==> flow/design.v <==
module ieee754multiplier (
    input logic clk, rst_n,
    input logic [31:0] a_i,
    input logic [31:0] b_i,
    input logic start_i,
    output logic done_o,
    output logic nan_o,
    output logic inifinit_o,
    output logic overflow_o,
    output logic underflow_o,
    output logic [31:0] product_o
);
typedef enum logic[1:0] {
    INITIAL_STATE = 2'b00,
    MULTIPLY_STEP = 2'b01,
    RESULT_VERIFICATION_STEP = 2'b10,
    DONE = 2'b11
} MULTIPLIER_FSM_STATE;
MULTIPLIER_FSM_STATE current_state;
logic [31:0] a_r, b_r;  
logic signal_a, signal_b;
logic [7:0] exponent_a, exponent_b;
logic [23:0] mantissa_a, mantissa_b;  
logic [47:0] mantissa_temp;
logic [9:0] exponent_temp;
logic [31:0] product_r;      
logic [1:0]  exponent_hi_r;  
always_comb begin : MULTIPLIER_COMB_BLOCK
    signal_a = a_r[31];  
    signal_b = b_r[31];  
    exponent_a = a_r[30:23];  
    exponent_b = b_r[30:23];  
    mantissa_a[23] = 1;
    mantissa_a[22:0] = a_r[22:0];   
    mantissa_b[23] = 1;
    mantissa_b[22:0] = b_r[22:0];   
    if (mantissa_a[22-:23] == 0 || mantissa_b[22-:23] == 0) begin  
        mantissa_temp = 0;  
        exponent_temp = 0;  
    end else begin
        mantissa_temp = mantissa_a * mantissa_b;  
        exponent_temp = exponent_a + exponent_b - 127;  
        if (mantissa_temp[47] == 1) begin  
            mantissa_temp = mantissa_temp >> 1;  
            exponent_temp = exponent_temp + 1;  
        end
    end
end
always_ff @(posedge clk, negedge rst_n) begin : MULTIPLIER_FF_BLOCK
    if(!rst_n) begin
        current_state <= INITIAL_STATE;
        a_r <= 32'b0;
        b_r <= 32'b0;
        product_r <= 32'b0;
        exponent_hi_r <= 2'b0;
        done_o <= 1'b0;
        nan_o <= 1'b0;
        inifinit_o <= 1'b0;
        overflow_o <= 1'b0;
        underflow_o <= 1'b0;
        product_o <= 32'b0;
    end else begin
        case (current_state)
            INITIAL_STATE, DONE: begin
                done_o <= 1'b0;
                if (start_i) begin
                    a_r <= a_i;
                    b_r <= b_i;
                    current_state <= MULTIPLY_STEP;
                end else begin
                    current_state <= INITIAL_STATE;
                end
            end
            MULTIPLY_STEP: begin
                product_r[31] <= signal_a ^ signal_b;  
                product_r[30:23] <= exponent_temp[7:0];  
                product_r[22:0] <= mantissa_temp[45:23];  
                exponent_hi_r <= exponent_temp[9:8];
                current_state <= RESULT_VERIFICATION_STEP;
            end
            RESULT_VERIFICATION_STEP: begin
                nan_o <= 1'b0;
                inifinit_o <= 1'b0;
                overflow_o <= 1'b0;
                underflow_o <= 1'b0;
                product_o <= product_r;
                if (product_r[30:23] == 8'hFF && product_r[22:0] != 23'b00) begin
                    nan_o <= 1'b1;
                    product_o <= 32'b00;
                end else if (product_r[30:23] == 8'b11111111 && product_r[22:0] == 23'b0) begin
                    inifinit_o <= 1'b1;
                end else if (exponent_hi_r[0] == 1'b1 || exponent_hi_r[1] == 1'b1) begin
                    overflow_o <= 1'b1;
                    product_o <= 32'h7FFFFFFF;
                end else if (product_r[30:23] == 8'b00000000) begin
                    underflow_o <= 1'b1;
                    product_o <= 32'b00;
                end
                done_o <= 1'b1;
                current_state <= DONE;
            end
        endcase
    end
end
endmodule
# From RTL to reports: ieee754multiplier
# Module ieee754multiplier before and after one edit of its RTL, step after step.
# "before" refers to lines of the RTL above, "after" to lines of the edited file.
# "diff" is "after" less "before", of the values as shown.
# A cell with - has no value.
[setup]
top = "ieee754multiplier"
clock = "clk"
lib = "sky130hd"
pvt_corner = "tt_025C_1v80"

# The edit
# Unified diff, file above to edited file.
# This change comes from a script, not from a designer. The edited design behaves differently; no optimisation was intended.
# begin of diff
@@ -9,6 +9,8 @@
     output logic overflow_o,
     output logic underflow_o,
-    output logic [31:0] product_o
+    output logic [31:0] product_o_ext
 );
+logic [31:0] product_o;
+always_ff @(posedge clk) product_o_ext <= product_o;
 typedef enum logic[1:0] {
     INITIAL_STATE = 2'b00,
# end of diff

# Elaborated design
# Source: Yosys, flattened and elaborated, memories not mapped. Widths are those after wreduce. Registers that Yosys merges into a memory's read port (data or address) are not register bits. Print and check cells do not count. Equal cells are merged and count once.
[bits]
columns = ["item", "before", "after", "diff"]
rows = [
  ["register_bits", 137, 169, 32],
  ["elab_cells", 56, 57, 1],
]
[classes]
columns = ["item", "before", "after", "diff"]
rows = [
  ["addsub", 3, 3, 0],
  ["multipliers", 1, 1, 0],
  ["equal", 4, 4, 0],
  ["n_mux", 21, 21, 0],
  ["n_logic", 1, 1, 0],
  ["reduce_logical", 13, 13, 0],
]
# Unchanged operator kinds not shown: 23.

# Longest topological paths
# Yosys ltp: most cells in a row. Word level: on the elaborated netlist, between registers, memories and ports. Mapped: between sequential cells and ports; inverters and the memories' decode and read muxes count.
[depth]
columns = ["item", "before", "after", "diff"]
rows = [
  ["word_depth", 5, 5, 0],
  ["ABC_AREA", "0", "0", "-"],
  ["depth_mapped", 29, 29, 0],
  ["depth_no_buf", 25, 26, 1],
]

# Netlist
# Source: synth_stat.txt of the flow (Yosys; design flattened, memories mapped). It holds for the ABC_AREA given above (unset counts as 0); a run with the other value may have another netlist.
[types]
columns = ["type", "before", "after", "diff"]
rows = [
  ["sky130_fd_sc_hd__dfxtp_1", 0, 32, 32],
  ["sky130_fd_sc_hd__nand2_1", 313, 292, -21],
  ["sky130_fd_sc_hd__nor2_1", 105, 86, -19],
  ["sky130_fd_sc_hd__nor3_1", 19, 4, -15],
  ["sky130_fd_sc_hd__o21ai_0", 30, 17, -13],
  ["sky130_fd_sc_hd__nand2b_1", 14, 1, -13],
  ["sky130_fd_sc_hd__a21o_1", 8, 21, 13],
  ["sky130_fd_sc_hd__a21oi_1", 46, 37, -9],
  ["sky130_fd_sc_hd__o221ai_1", 11, 2, -9],
  ["sky130_fd_sc_hd__xnor2_1", 25, 33, 8],
  ["sky130_fd_sc_hd__o21ai_1", 7, 0, -7],
  ["sky130_fd_sc_hd__buf_4", 6, 0, -6],
  ["sky130_fd_sc_hd__inv_1", 661, 666, 5],
  ["sky130_fd_sc_hd__and2_1", 237, 241, 4],
  ["sky130_fd_sc_hd__o22ai_1", 56, 60, 4],
  ["sky130_fd_sc_hd__nor4_1", 21, 17, -4],
  ["sky130_fd_sc_hd__xor2_1", 13, 9, -4],
  ["sky130_fd_sc_hd__mux2i_1", 15, 18, 3],
]
# Unchanged cell types not shown: 14.
# The list need not be complete.
[synth_totals]
columns = ["item", "before", "after", "diff"]
rows = [
  ["cells", 2692, 2637, -55],
  ["area_um2", 24766.3, 25091.6, 325.3],
  ["ffs", 139, 171, 32],
  ["buf_cells", 132, 125, -7],
]

# Path before layout
# Source: OpenSTA report_checks on the synthesized netlist (no wires, ideal clock, input and output delay 20% of the period each), path of least setup slack; recovery checks are left aside. Register names are those of the netlist, which keeps one name where synthesis merged equal registers.
[synth_path]
columns = ["item", "before", "after", "diff"]
rows = [
  ["path_type", "reg-to-reg", "reg-to-reg", "-"],
  ["startpoint", "reg b_r[3]", "reg b_r[3]", "-"],
  ["endpoint", "reg (no name shown)", "reg (no name shown)", "-"],
  ["tclk_ns", 9.0, 9.0, 0.0],
  ["setup_ns", 0.092, 0.128, 0.036],
  ["arrival_ns", 6.910, 6.730, -0.180],
  ["required_ns", 8.908, 8.872, -0.036],
  ["path_slack_ns", 1.997, 2.142, 0.145],
  ["delay_ns", 7.002, 6.858, -0.144],
  ["driving_pins", 28, 28, 0],
  ["path_buffers", 2, 3, 1],
  ["synth_period_reached_ns", 7.003, 6.858, -0.145],
]
# "delay_ns" is the arrival time less input delay plus setup time.
# "driving_pins" counts driving pins, that of a launching flip-flop among them; a cell with two outputs on the path counts twice.
# "synth_period_reached_ns" is the clock period less the worst setup slack; recovery checks do not enter. This is arithmetic on one report: input and output delays are still those of the set period (20% each).
# The rows between start and end are the longest chain of elaborated cells between them; the timing report does not say that the signal goes this way. Where chains are equally long, one stands for them.
# Each line given opens the expression or statement behind the cell; cells for indexed reads and writes are added by Yosys, which also makes memories of some case tables.
[synth_between_before]
path_cell_list = "sky130_fd_sc_hd__dfrtp_1 sky130_fd_sc_hd__clkbuf_1 sky130_fd_sc_hd__clkbuf_1 sky130_fd_sc_hd__nand2_1 sky130_fd_sc_hd__fa_1 sky130_fd_sc_hd__inv_1 sky130_fd_sc_hd__fa_1 sky130_fd_sc_hd__inv_1 sky130_fd_sc_hd__fa_1 sky130_fd_sc_hd__inv_1 sky130_fd_sc_hd__fa_1 sky130_fd_sc_hd__inv_1 sky130_fd_sc_hd__fa_1 sky130_fd_sc_hd__inv_1 sky130_fd_sc_hd__fa_1 sky130_fd_sc_hd__inv_1 sky130_fd_sc_hd__fa_1 sky130_fd_sc_hd__inv_1 sky130_fd_sc_hd__ha_1 sky130_fd_sc_hd__nand4_2 sky130_fd_sc_hd__nor4_2 sky130_fd_sc_hd__o311ai_1 sky130_fd_sc_hd__a21oi_2 sky130_fd_sc_hd__o21ai_2 sky130_fd_sc_hd__o31a_1 sky130_fd_sc_hd__or3_1 sky130_fd_sc_hd__a211o_1 sky130_fd_sc_hd__o221ai_1"
elab_chain_cells = 3
cone_cells = 5
cone_lines = 3
[synth_rtl_before]
columns = ["item", "line_no", "rtl"]
rows = [
  ["start, declared", 20, "logic [31:0] a_r, b_r;"],
  ["start, assigned", 53, "b_r <= 32'b0;"],
  ["start, assigned", 68, "b_r <= b_i;"],
  ["24-bit by 24-bit multiplier with 48-bit output", 41, "mantissa_temp = mantissa_a * mantissa_b;"],
  ["46-bit 2-to-1 mux", 43, "if (mantissa_temp[47] == 1) begin"],
  ["46-bit 2-to-1 mux", 37, "if (mantissa_a[22-:23] == 0 || mantissa_b[22-:23] == 0) begin"],
  ["end, assigned", 54, ""],
  ["end, assigned", 77, ""],
  ["end, declared", 26, ""],
]
[synth_between_after]
path_cell_list = "sky130_fd_sc_hd__dfrtp_1 sky130_fd_sc_hd__clkbuf_1 sky130_fd_sc_hd__clkbuf_1 sky130_fd_sc_hd__nand2_1 sky130_fd_sc_hd__fa_1 sky130_fd_sc_hd__inv_1 sky130_fd_sc_hd__fa_1 sky130_fd_sc_hd__inv_1 sky130_fd_sc_hd__fa_1 sky130_fd_sc_hd__fa_1 sky130_fd_sc_hd__inv_1 sky130_fd_sc_hd__fa_1 sky130_fd_sc_hd__fa_1 sky130_fd_sc_hd__inv_1 sky130_fd_sc_hd__fa_1 sky130_fd_sc_hd__inv_1 sky130_fd_sc_hd__ha_1 sky130_fd_sc_hd__and2_4 sky130_fd_sc_hd__a221oi_2 sky130_fd_sc_hd__a2bb2oi_1 sky130_fd_sc_hd__o211ai_2 sky130_fd_sc_hd__o2111ai_4 sky130_fd_sc_hd__and2_4 sky130_fd_sc_hd__o211ai_4 sky130_fd_sc_hd__buf_6 sky130_fd_sc_hd__mux2_2 sky130_fd_sc_hd__a21oi_2 sky130_fd_sc_hd__nand3_1"
elab_chain_cells = 3
cone_cells = 5
cone_lines = 3
[synth_rtl_after]
columns = ["item", "line_no", "rtl"]
rows = [
  ["start, declared", 22, "logic [31:0] a_r, b_r;"],
  ["start, assigned", 55, "b_r <= 32'b0;"],
  ["start, assigned", 70, "b_r <= b_i;"],
  ["24-bit by 24-bit multiplier with 48-bit output", 43, "mantissa_temp = mantissa_a * mantissa_b;"],
  ["46-bit 2-to-1 mux", 45, "if (mantissa_temp[47] == 1) begin"],
  ["46-bit 2-to-1 mux", 39, "if (mantissa_a[22-:23] == 0 || mantissa_b[22-:23] == 0) begin"],
  ["end, assigned", 56, ""],
  ["end, assigned", 79, ""],
  ["end, declared", 28, ""],
]

# Path in the finished layout
# From the final timing report of each run of pair A: the path of least setup slack in the routed layout; clock arrival at registers is part of the times.
[layout_path]
columns = ["item", "before", "after", "diff"]
rows = [
  ["path_type", "reg-to-reg", "reg-to-reg", "-"],
  ["startpoint", "reg b_r[9]", "reg b_r[8]", "-"],
  ["endpoint", "reg (no name shown)", "reg (no name shown)", "-"],
  ["tclk_ns", 9.0, 9.0, 0.0],
  ["setup_ns", 0.17, 0.15, -0.02],
  ["arrival_ns", 8.47, 8.32, -0.15],
  ["required_ns", 9.28, 9.31, 0.03],
  ["path_slack_ns", 0.80, 0.99, 0.19],
  ["driving_pins", 24, 26, 2],
  ["path_buffers", 1, 0, -1],
]
# The rows between start and end are the longest chain of elaborated cells between them; the timing report does not say that the signal goes this way. Where chains are equally long, one stands for them.
[layout_between_before]
path_cell_list = "sky130_fd_sc_hd__dfrtp_1 sky130_fd_sc_hd__nand2_1 sky130_fd_sc_hd__fa_1 sky130_fd_sc_hd__fa_1 sky130_fd_sc_hd__inv_1 sky130_fd_sc_hd__fa_1 sky130_fd_sc_hd__inv_1 sky130_fd_sc_hd__fa_1 sky130_fd_sc_hd__inv_1 sky130_fd_sc_hd__fa_1 sky130_fd_sc_hd__fa_1 sky130_fd_sc_hd__inv_1 sky130_fd_sc_hd__fa_1 sky130_fd_sc_hd__inv_1 sky130_fd_sc_hd__ha_1 sky130_fd_sc_hd__nand4_2 sky130_fd_sc_hd__nor4_1 sky130_fd_sc_hd__o2111ai_1 sky130_fd_sc_hd__nand4_1 sky130_fd_sc_hd__a41o_1 sky130_fd_sc_hd__a22o_1 sky130_fd_sc_hd__buf_4 sky130_fd_sc_hd__mux2i_1 sky130_fd_sc_hd__o22ai_1"
elab_chain_cells = 3
cone_cells = 5
cone_lines = 3
[layout_rtl_before]
columns = ["item", "line_no", "rtl"]
rows = [
  ["start, declared", 20, "logic [31:0] a_r, b_r;"],
  ["start, assigned", 53, "b_r <= 32'b0;"],
  ["start, assigned", 68, "b_r <= b_i;"],
  ["24-bit by 24-bit multiplier with 48-bit output", 41, "mantissa_temp = mantissa_a * mantissa_b;"],
  ["46-bit 2-to-1 mux", 43, "if (mantissa_temp[47] == 1) begin"],
  ["46-bit 2-to-1 mux", 37, "if (mantissa_a[22-:23] == 0 || mantissa_b[22-:23] == 0) begin"],
  ["end, assigned", 54, ""],
  ["end, assigned", 77, ""],
  ["end, declared", 26, ""],
]
[layout_between_after]
path_cell_list = "sky130_fd_sc_hd__dfrtp_1 sky130_fd_sc_hd__clkinv_1 sky130_fd_sc_hd__nor2_1 sky130_fd_sc_hd__fa_1 sky130_fd_sc_hd__fa_1 sky130_fd_sc_hd__inv_1 sky130_fd_sc_hd__fa_1 sky130_fd_sc_hd__inv_1 sky130_fd_sc_hd__fa_1 sky130_fd_sc_hd__inv_1 sky130_fd_sc_hd__fa_1 sky130_fd_sc_hd__inv_1 sky130_fd_sc_hd__fa_1 sky130_fd_sc_hd__inv_1 sky130_fd_sc_hd__fa_1 sky130_fd_sc_hd__inv_1 sky130_fd_sc_hd__ha_1 sky130_fd_sc_hd__nand4_1 sky130_fd_sc_hd__a2111o_1 sky130_fd_sc_hd__a21oi_2 sky130_fd_sc_hd__o2111ai_4 sky130_fd_sc_hd__and2_4 sky130_fd_sc_hd__o211ai_4 sky130_fd_sc_hd__inv_2 sky130_fd_sc_hd__mux2i_1 sky130_fd_sc_hd__o22ai_1"
elab_chain_cells = 3
cone_cells = 5
cone_lines = 3
[layout_rtl_after]
columns = ["item", "line_no", "rtl"]
rows = [
  ["start, declared", 22, "logic [31:0] a_r, b_r;"],
  ["start, assigned", 55, "b_r <= 32'b0;"],
  ["start, assigned", 70, "b_r <= b_i;"],
  ["24-bit by 24-bit multiplier with 48-bit output", 43, "mantissa_temp = mantissa_a * mantissa_b;"],
  ["46-bit 2-to-1 mux", 45, "if (mantissa_temp[47] == 1) begin"],
  ["46-bit 2-to-1 mux", 39, "if (mantissa_a[22-:23] == 0 || mantissa_b[22-:23] == 0) begin"],
  ["end, assigned", 56, ""],
  ["end, assigned", 79, ""],
  ["end, declared", 28, ""],
]

# Measured runs
# Both versions went through the flow (Yosys, OpenROAD) with the same settings in each pair. Constraints: input delay and output delay 20% of the set period each, output load 0.01 pF.
[flow_settings_pair_A]
CORE_UTILIZATION = 50
period_ns = 9.0
CAP_MARGIN = 20
CORE_MARGIN = 2
SLEW_MARGIN = 20
[measured_pair_A]
columns = ["item", "before", "after", "diff"]
rows = [
  ["ys_area_um2", 24766.3, 25091.6, 325.3],
  ["dieArea_um2", 51329.4, 51990.8, 661.4],
  ["finish.stdcell_area_um2", 27104.7, 27556.4, 451.7],
  ["finalUtil_frac", 0.554, 0.553, -0.001],
  ["setup_worst_slack_ns", 0.803, 0.991, 0.188],
  ["total_negative_slack_ns", 0.000, 0.000, 0.000],
  ["final_hold_ws_ns", 0.481, 0.366, -0.115],
  ["timing.achieved_period_ns", 8.197, 8.009, -0.188],
]
[flow_settings_pair_B]
CORE_ASPECT_RATIO = 0.54
CORE_MARGIN = 5
CORE_UTILIZATION = 37
GPL_ROUTABILITY_DRIVEN = 1
PLACE_DENSITY_LB_ADDON = 0.16
SETUP_SLACK_MARGIN = 1.4
period_ns = 13.7
CAP_MARGIN = 20
SLEW_MARGIN = 20
[measured_pair_B]
columns = ["item", "before", "after", "diff"]
rows = [
  ["ys_area_um2", 24766.3, 25091.6, 325.3],
  ["dieArea_um2", 72457.4, 73372.4, 915.0],
  ["finish.stdcell_area_um2", 27352.5, 27745.4, 392.9],
  ["finalUtil_frac", 0.414, 0.411, -0.003],
  ["setup_worst_slack_ns", 5.121, 4.897, -0.224],
  ["total_negative_slack_ns", 0.000, 0.000, 0.000],
  ["final_hold_ws_ns", 0.506, 0.369, -0.137],
  ["timing.achieved_period_ns", 8.579, 8.803, 0.224],
]
# "timing.achieved_period_ns" = clock period - worst setup slack. The figure is calculated, with input and output delays left at 20% of the set period.
